==> flow/design.v <==
module control_unit(
    input wire [7:0] instr,          
    input wire [2:0] state,          
    input wire zf,                   
    input wire reset,                
    output reg [2:0] next_state,     
    output reg pc_we,                
    output reg pc_sel,               
    output reg pc_jmp_sel,           
    output reg [3:0] pc_offset,      
    output reg addr_sel,             
    output reg [3:0] addr_offset,    
    output reg mem_sel,              
    output reg mem_we,               
    output reg [2:0] alu_opcode,     
    output reg alu_sel_a,            
    output reg alu_sel_b,            
    output reg alu_we,               
    output reg zf_we,                
    output reg ir_we,                
    output reg a_sel,                
    output reg a_we,                 
    output reg b_sel,                
    output reg b_we,                 
    output reg halt                  
);
    localparam ADD    = 3'b000;
    localparam AND    = 3'b001;
    localparam NOT    = 3'b010;
    localparam LOAD   = 3'b011;
    localparam STORE  = 3'b100;
    localparam JUMP   = 3'b101;
    localparam JUMPz  = 3'b110;
    localparam HALT   = 3'b111;
    localparam FETCH      = 3'b000; 
    localparam DECODE     = 3'b001;
    localparam EXECUTE    = 3'b010;
    localparam MEMORY     = 3'b011;
    localparam WRITEBACK  = 3'b100;
    localparam HALT_STATE = 3'b101;
    localparam IDLE       = 3'b110;
    always @(*) begin
        pc_we = 0;               
        pc_sel = 0;              
        pc_jmp_sel = 0;          
        pc_offset = 4'b0000;     
        addr_sel = 0;            
        addr_offset = 4'b0000;   
        mem_sel = 0;             
        mem_we = 0;              
        alu_opcode = 3'b000;     
        alu_sel_a = 0;           
        alu_sel_b = 0;           
        alu_we = 0;              
        zf_we = 0;               
        ir_we = 0;               
        a_sel = 0;               
        a_we = 0;                
        b_sel = 0;               
        b_we = 0;                
        halt = 0;                
        next_state = FETCH;      
        if (reset) begin
            next_state = FETCH;      
        end
        else begin
            case (state)
                FETCH: begin                     
                    next_state = DECODE;         
                    pc_we = 1;                   
                    ir_we = 1;                   
                end
                DECODE: begin    
                    case (instr[7:5])       
                        ADD, AND, NOT, JUMP, JUMPz: begin
                            next_state = EXECUTE;       
                        end
                        LOAD, STORE: begin
                            next_state = MEMORY;
                        end
                        HALT: begin
                            next_state = HALT_STATE;
                        end
                    endcase
                end
                EXECUTE: begin                           
                    case (instr[7:5])
                        ADD, AND: begin
                            alu_opcode = instr[7:5];     
                            alu_sel_a = instr[3];        
                            alu_sel_b = instr[2];        
                            alu_we = 1;                  
                            zf_we = 1;                   
                            next_state = WRITEBACK;
                        end
                        NOT: begin
                            alu_opcode = instr[7:5];     
                            alu_sel_a = instr[3];        
                            alu_we = 1;                  
                            zf_we = 1;                   
                            next_state = WRITEBACK;
                        end
                        JUMP: begin
                            pc_jmp_sel = instr[4];       
                            pc_offset = instr[3:0];      
                            pc_sel = 1;                  
                            pc_we = 1;                   
                            next_state = IDLE;
                        end
                        JUMPz: begin
                            if (zf == 1) begin
                                pc_jmp_sel = instr[4];   
                                pc_offset = instr[3:0];  
                                pc_sel = 1;              
                                pc_we = 1;               
                            end
                            next_state = IDLE;
                        end
                    endcase
                end
                MEMORY: begin                                    
                    case (instr[7:5])
                        LOAD: begin
                            addr_offset = instr[3:0];    
                            addr_sel = 1;                
                            next_state = WRITEBACK;
                        end
                        STORE: begin
                            addr_offset = instr[3:0];    
                            addr_sel = 1;                
                            mem_sel = instr[4];          
                            mem_we = 1;                  
                            next_state = IDLE;
                        end
                    endcase
                end
                WRITEBACK: begin                         
                    case (instr[7:5])
                        ADD, AND, NOT: begin
                            if (instr[4] == 0) begin
                                a_sel = 1;               
                                a_we = 1;                
                            end else begin
                                b_sel = 1;               
                                b_we = 1;                
                            end
                            next_state = FETCH;
                        end
                        LOAD: begin
                            if (instr[4] == 0) begin
                                a_we = 1;            
                            end else begin
                                b_we = 1;            
                            end
                            next_state = FETCH;
                        end
                    endcase
                end 
                HALT_STATE: begin
                    halt = 1;
                    next_state = HALT_STATE;
                end
                IDLE: begin
                    next_state = FETCH;
                end
            endcase
        end
    end
endmodule
module alu(
    input wire [2:0] opcode,         
    input wire [7:0] a,              
    input wire [7:0] b,              
    output reg [7:0] y,              
    output reg zf                    
);
    localparam ADD = 3'b000;         
    localparam AND = 3'b001;         
    localparam NOT = 3'b010;         
always @(*) begin
    zf = 0;
    case (opcode)
        ADD: begin             
            y = a + b;
        end
        AND: begin              
            y = a & b;
        end
        NOT: begin              
            y = ~a;
        end
        default: begin               
            y = 8'b00000000;
        end
    endcase
    if (y == 8'b00000000) begin
        zf = 1;
    end
end
endmodule
module register #(
    parameter WIDTH = 8
)(
    input wire clk,                  
    input wire rst,                  
    input wire we,                   
    input wire [WIDTH-1:0] d,        
    output reg [WIDTH-1:0] q         
);
    always @(posedge clk) begin      
        if (rst) begin
            q <= {WIDTH{1'b0}};      
        end else if (we) begin
            q <= d;                  
        end
    end
endmodule
module mux_2to1 (
    input wire [7:0] in0,    
    input wire [7:0] in1,    
    input wire sel,          
    output wire [7:0] out    
);
    assign out = sel ? in1 : in0;
endmodule
module adder(
    input wire [7:0] a,
    input wire [7:0] b,
    output wire [7:0] sum
);
    assign sum = a + b;
endmodule
module zext(
    input wire [3:0] in,
    output wire [7:0] out
);
assign out = {4'b0000, in};
endmodule
module cpu_8b(
    input wire clk,
    input wire rst,
    output wire halt,
    output wire mem_we,
    output wire [7:0] mem_addr,
    output wire [7:0] mem_wdata,
    input wire [7:0] mem_rdata
);
    wire [7:0] mem_d_i;
    wire [7:0] mem_d_o;
    assign mem_wdata = mem_d_i;
    assign mem_d_o = mem_rdata;
    wire [2:0] alu_opcode;
    wire [7:0] alu_a;
    wire [7:0] alu_b;
    wire a_we;
    wire [7:0] a_reg_i;
    wire [7:0] a_reg_o;
    wire b_we;
    wire [7:0] b_reg_i;
    wire [7:0] b_reg_o;
    wire alu_we;
    wire [7:0] alu_res_next;
    wire [7:0] alu_res;
    wire zf_we;
    wire zf_next;
    wire zf;
    wire ir_we;
    wire [7:0] instr;
    wire [2:0] next_state;
    wire [2:0] state;
    wire pc_we;
    wire [7:0] pc_next;
    wire [7:0] pc;
    wire alu_sel_a;
    wire alu_sel_b;
    wire a_sel;
    wire b_sel;
    wire mem_sel;
    wire [7:0] offset_addr;
    wire addr_sel;
    wire [7:0] addr_offset_zext;
    wire [3:0] addr_offset;
    wire [3:0] pc_offset;
    wire [7:0] pc_offset_zext;
    wire [7:0] inc_pc;
    wire [7:0] new_pc;
    wire pc_sel;
    wire [7:0] jmp_reg_val;
    wire pc_jmp_sel;
    control_unit cpu_control(
        .instr(instr),
        .state(state),
        .zf(zf),
        .reset(rst),
        .next_state(next_state),
        .pc_we(pc_we),
        .pc_sel(pc_sel),
        .pc_jmp_sel(pc_jmp_sel),
        .pc_offset(pc_offset),
        .addr_sel(addr_sel),
        .addr_offset(addr_offset),
        .mem_sel(mem_sel),
        .mem_we(mem_we),
        .alu_opcode(alu_opcode),
        .alu_sel_a(alu_sel_a),
        .alu_sel_b(alu_sel_b),
        .alu_we(alu_we),
        .zf_we(zf_we),
        .ir_we(ir_we),
        .a_sel(a_sel),
        .a_we(a_we),
        .b_sel(b_sel),
        .b_we(b_we),
        .halt(halt)
    );
    alu alu_unit(
        .opcode(alu_opcode),
        .a(alu_a),
        .b(alu_b),
        .y(alu_res_next),
        .zf(zf_next)
    );
    register #(.WIDTH(8)) a_register(
        .clk(clk),
        .rst(rst),
        .we(a_we),
        .d(a_reg_i),
        .q(a_reg_o)
    );
    register #(.WIDTH(8)) b_register(
        .clk(clk),
        .rst(rst),
        .we(b_we),
        .d(b_reg_i),
        .q(b_reg_o)
    );
    register #(.WIDTH(8)) alu_register(
        .clk(clk),
        .rst(rst),
        .we(alu_we),
        .d(alu_res_next),
        .q(alu_res)
    );
    register #(.WIDTH(1)) zf_register(
        .clk(clk),
        .rst(rst),
        .we(zf_we),
        .d(zf_next),
        .q(zf)
    );
    register #(.WIDTH(8)) instruction_register(
        .clk(clk),
        .rst(rst),
        .we(ir_we),
        .d(mem_d_o),
        .q(instr)
    );
    register #(.WIDTH(3)) state_register(
        .clk(clk),
        .rst(rst),
        .we(1'b1),
        .d(next_state),
        .q(state)
    );
    register #(.WIDTH(8)) program_counter(
        .clk(clk),
        .rst(rst),
        .we(pc_we),
        .d(pc_next),
        .q(pc)
    );
    mux_2to1 alu_a_mux(
        .in0(a_reg_o),
        .in1(b_reg_o),
        .sel(alu_sel_a),
        .out(alu_a)
    );
    mux_2to1 alu_b_mux(
        .in0(a_reg_o),
        .in1(b_reg_o),
        .sel(alu_sel_b),
        .out(alu_b)
    );
    mux_2to1 a_register_mux(
        .in0(mem_d_o),
        .in1(alu_res),
        .sel(a_sel),
        .out(a_reg_i)
    );
    mux_2to1 b_register_mux(
        .in0(mem_d_o),
        .in1(alu_res),
        .sel(b_sel),
        .out(b_reg_i)
    );
    mux_2to1 mem_data_mux(
        .in0(a_reg_o),
        .in1(b_reg_o),
        .sel(mem_sel),
        .out(mem_d_i)
    );
    mux_2to1 mem_addr_mux(
        .in0(pc),
        .in1(offset_addr),
        .sel(addr_sel),
        .out(mem_addr)
    );
    adder addr_adder(
        .a(addr_offset_zext),
        .b(pc),
        .sum(offset_addr)
    );
    zext addr_zext(
        .in(addr_offset),
        .out(addr_offset_zext)
    );
    zext pc_zext(
        .in(pc_offset),
        .out(pc_offset_zext)
    );
    mux_2to1 pc_mux(
        .in0(inc_pc),
        .in1(new_pc),
        .sel(pc_sel),
        .out(pc_next)
    );
    adder inc_pc_adder(
        .a(pc),
        .b(8'b00000001),
        .sum(inc_pc)
    );
    adder new_pc_adder(
        .a(pc_offset_zext),
        .b(jmp_reg_val),
        .sum(new_pc)
    );
    mux_2to1 jump_mux(
        .in0(a_reg_o),
        .in1(b_reg_o),
        .sel(pc_jmp_sel),
        .out(jmp_reg_val)
    );
endmodule
==> Reports on cpu_8b <==
The steps from the RTL of cpu_8b to its reports follow in flow order.
Lines are those of the file above, counted from 1.
Cell names lack the library's common part.
{ "design": {"design": "cpu_8b", "clk_port": "clk", "lib": "sky130hd", "corner": "tt_025C_1v80"} }

==> After elaboration <==
Counts by Yosys on the flattened word-level netlist (proc, flatten, opt, wreduce; memories kept). Print and check cells are left out. Cells with the same type and inputs are merged into one.
Yosys's memory passes give these memory sizes; they may raise the number of words (mostly to a power of two), join words into wider ones and drop unused or constant bits.
{ "op_classes": {"bitwise": 2, "n_reduce_logical": 9, "addsub": 4, "muxes": 71, "eq_ne": 13} }
{ "ops": {"columns": ["operator", "n"], "rows": [
  ["8-bit 2-to-1 mux", 8],
  ["1-bit 2-to-1 mux", 44],
  ["8-bit parallel mux with 3-bit select", 1],
  ["4-bit 2-to-1 mux", 6],
  ["4-bit by 8-bit adder with 8-bit output", 2],
  ["3-bit by 2-bit equality test with 1-bit output with constant B", 5],
  ["3-bit equality test with constant B", 5],
  ["3-bit parallel mux with 5-bit select", 1],
  ["3-bit 2-to-1 mux", 5],
  ["3-bit parallel mux with 2-bit select", 2],
  ["3-bit by 1-bit equality test with 1-bit output with constant B", 3],
  ["3-bit logical NOT", 3],
  ["8-bit by 1-bit adder with 8-bit output with constant B", 1],
  ["8-bit adder", 1],
  ["8-bit bitwise AND", 1],
  ["8-bit inverter", 1],
  ["8-bit logical NOT", 1],
  ["4-bit parallel mux with 2-bit select", 1],
  ["2-bit OR reduction", 3],
  ["1-bit parallel mux with 2-bit select", 3],
  ["4-bit OR reduction", 1],
  ["3-bit OR reduction", 1]
]} }
{ "word_totals": {"memories": 1, "out_inout_bits": 18, "rom_bits": 24, "wordCells": 107, "reg_bits": 44, "inputBits": 10, "clocked_rd_ports_x_width": 3} }
{ "memory_table": {"columns": ["name", "size", "word_bits", "read_ports", "write_ports", "line", "source"], "rows": [
  ["(no name shown)", 8, 3, 1, 0, 74, "case (instr[7:5])"]
]} }

==> Longest topological paths <==
Depth = most cells in a row (Yosys ltp): at word level without a register or memory, in the mapped netlist without a sequential cell, where the memories' decode and read muxes count.
{ "depth": {"depth_word": 10, "ABC_AREA": 1, "depth_mapped": 20, "mapped_depth_nobuf": 20} }

==> Mapped cells and area <==
Yosys stat after the flow's synthesis: flattened, memories mapped to cells. It holds for the ABC_AREA given above (unset counts as 0); a run with the other value may have another netlist.
The area totals of this step are shown rounded.
{ "types": {"columns": ["cell", "n", "area_total_um2"], "rows": [
  ["dfxtp_1", 47, 940.902],
  ["nand2_1", 147, 551.779],
  ["inv_1", 81, 304.042],
  ["nor2_1", 62, 232.723],
  ["ha_1", 18, 225.216],
  ["o21ai_0", 35, 175.168],
  ["nand3_1", 33, 165.158],
  ["a211oi_1", 16, 120.115],
  ["a21oi_1", 23, 115.11],
  ["nand3_2", 7, 70.067],
  ["xor2_1", 8, 70.067],
  ["fa_1", 3, 60.058],
  ["o21ai_1", 12, 60.058],
  ["mux2_2", 5, 56.304],
  ["o211ai_1", 7, 52.55],
  ["nor2_4", 4, 45.043],
  ["nor3_1", 9, 45.043],
  ["nand4_1", 7, 43.792]
]} }
Other cell types: 21; their cells: 49.
{ "mapped": {"n_buf": 14, "seqArea_um2": 940.9, "stdcells": 573, "yosys_area_um2": 3665, "ffs": 47} }

==> Timing after synthesis <==
Path of least setup slack by OpenSTA after synthesis, without wires, with an ideal clock, recovery checks aside; 20% of the period is set as input and as output delay. Where synthesis merged equal registers, the netlist keeps one of their names.
{ "synth_path": {"kind": "input to output", "startpoint": "in rst", "endpoint": "out mem_addr[6]", "arrival_ps": 3169, "launch_ps": 1000, "path_slack_ps": 831, "driving_pins": 15, "path_buffers": 3, "out_delay_ps": 1000, "tclk_ps": 5000, "delay_ps": 2169, "in_delay_ps": 1000, "required_ps": 4000, "synth_period_reached_ps": 4169} }
"delay_ps" = arrival - input delay + setup time.
At an output port there is no setup time.
"driving_pins": output pins that drive a net of the path, with the launching flip-flop's if there is one; two outputs of one cell count as two.
"synth_period_reached_ps" = period - worst setup slack (recovery checks aside). The figure is calculated, with input and output delays left at 20% of the set period.
Between the ends stands the longest chain of elaborated cells between them, by number of cells; it is not shown to be the way that was timed. Of several equally long chains one is given.
Each line given opens the expression or statement behind the cell; cells for indexed reads and writes are added by Yosys, which also makes memories of some case tables.
{ "synth_between": {"path_cell_list": "buf_2 inv_2 buf_2 clkbuf_1 nand2_1 nor2_1 ha_1 inv_1 fa_1 nor2_1 o21ai_0 nand2_1 nand2_1 nor2_1 xor2_1", "elab_chain_len": 3, "cells_between": 4, "lines_between": 3, "classes_between": "add/sub: 1; mux: 3"} }
{ "synth_rtl": {"columns": ["item", "line", "source"], "rows": [
  ["start: declaration", 241, "input wire rst,"],
  ["4-bit 2-to-1 mux", 63, "if (reset) begin"],
  ["4-bit by 8-bit adder with 8-bit output", 231, "assign sum = a + b;"],
  ["8-bit 2-to-1 mux", 224, "assign out = sel ? in1 : in0;"],
  ["end: declaration", 244, "output wire [7:0] mem_addr,"]
]} }

==> Timing after layout <==
From the final timing report of flow run 1: the path of least setup slack in the routed layout; clock arrival at registers is part of the times.
The path's times are printed in steps of 10 ps; the period is the one set.
{ "layout_path": {"kind": "input to output", "startpoint": "in rst", "endpoint": "out mem_addr[2]", "arrival_ps": 2580, "tclk_ps": 3370, "driving_pins": 13, "required_ps": 2700, "launch_ps": 670, "in_delay_ps": 670, "path_buffers": 5, "path_slack_ps": 120, "out_delay_ps": 670} }
Between the ends stands the longest chain of elaborated cells between them, by number of cells; it is not shown to be the way that was timed. Of several equally long chains one is given.
{ "layout_between": {"path_cell_list": "buf_12 inv_8 buf_8 clkbuf_16 nand2_2 nor2_2 ha_2 inv_1 fa_2 buf_4 xor2_1 o21ai_0 clkdlybuf4s15_1", "elab_chain_len": 3, "cells_between": 4, "lines_between": 3, "classes_between": "add/sub: 1; mux: 3"} }
{ "layout_rtl": {"columns": ["item", "line", "source"], "rows": [
  ["start: declaration", 241, "input wire rst,"],
  ["4-bit 2-to-1 mux", 63, "if (reset) begin"],
  ["4-bit by 8-bit adder with 8-bit output", 231, "assign sum = a + b;"],
  ["8-bit 2-to-1 mux", 224, "assign out = sel ? in1 : in0;"],
  ["end: declaration", 244, "output wire [7:0] mem_addr,"]
]} }

Appendix: measured runs

cpu_8b through Yosys and OpenROAD on sky130hd: 2 stored runs, unordered, with their settings and measured results. The constraints put input and output delay at 20% of the set period each and load the outputs with 0.01 pF.
"clock_period_reached_ps": clock period set for the run, less the worst setup slack. It is reckoned from that one timing run; input and output delays stay at 20% of the period that was set.
By "worst_path_ps" is meant the share of the clock period that the worst setup path is allowed (20% is reserved at inputs, 20% at outputs), minus its slack. Clock arrival times at its registers enter into it.
By "totalPower_uw" is meant OpenSTA's value without simulated activity: inputs other than the clock are taken to toggle once in ten clock periods, and the tool carries that through the logic.
"worst_path_ps" is known to 10 ps.
Results are given in rounded form.
[
  {
    "run": "flow run 1",
    "settings": { "ABC_AREA": 1, "CORE_UTILIZATION": 23, "GPL_TIMING_DRIVEN": 0, "MAX_ROUTING_LAYER": "met5", "PLACE_DENSITY_LB_ADDON": 0.08, "period_ns": 3.37, "CAP_MARGIN": 20, "CORE_MARGIN": 2, "SLEW_MARGIN": 20 },
    "results": { "final_setup_ws_ps": 118, "synthesis_area_um2": 3665, "setup_tns_ps": 0, "clock_period_reached_ps": 3252, "final_hold_ws_ps": 482, "die_footprint_um2": 16960, "finalUtil_pct": 29.3, "totalPower_uw": 1862, "worst_path_ps": 1900, "path_kind": "input to output" }
  },
  {
    "run": "flow run 2",
    "settings": { "ABC_AREA": 1, "CELL_PAD_IN_SITES_GLOBAL_PLACEMENT": 3, "CORE_UTILIZATION": 39, "CTS_CLUSTER_SIZE": 42, "MIN_ROUTING_LAYER": "met1", "PLACE_DENSITY_LB_ADDON": 0.23, "SETUP_SLACK_MARGIN": 0.37, "TNS_END_PERCENT": 80, "period_ns": 2.85, "CAP_MARGIN": 20, "CORE_MARGIN": 2, "SLEW_MARGIN": 20 },
    "outcome": "no results, placement failed with FLW-0024"
  }
]
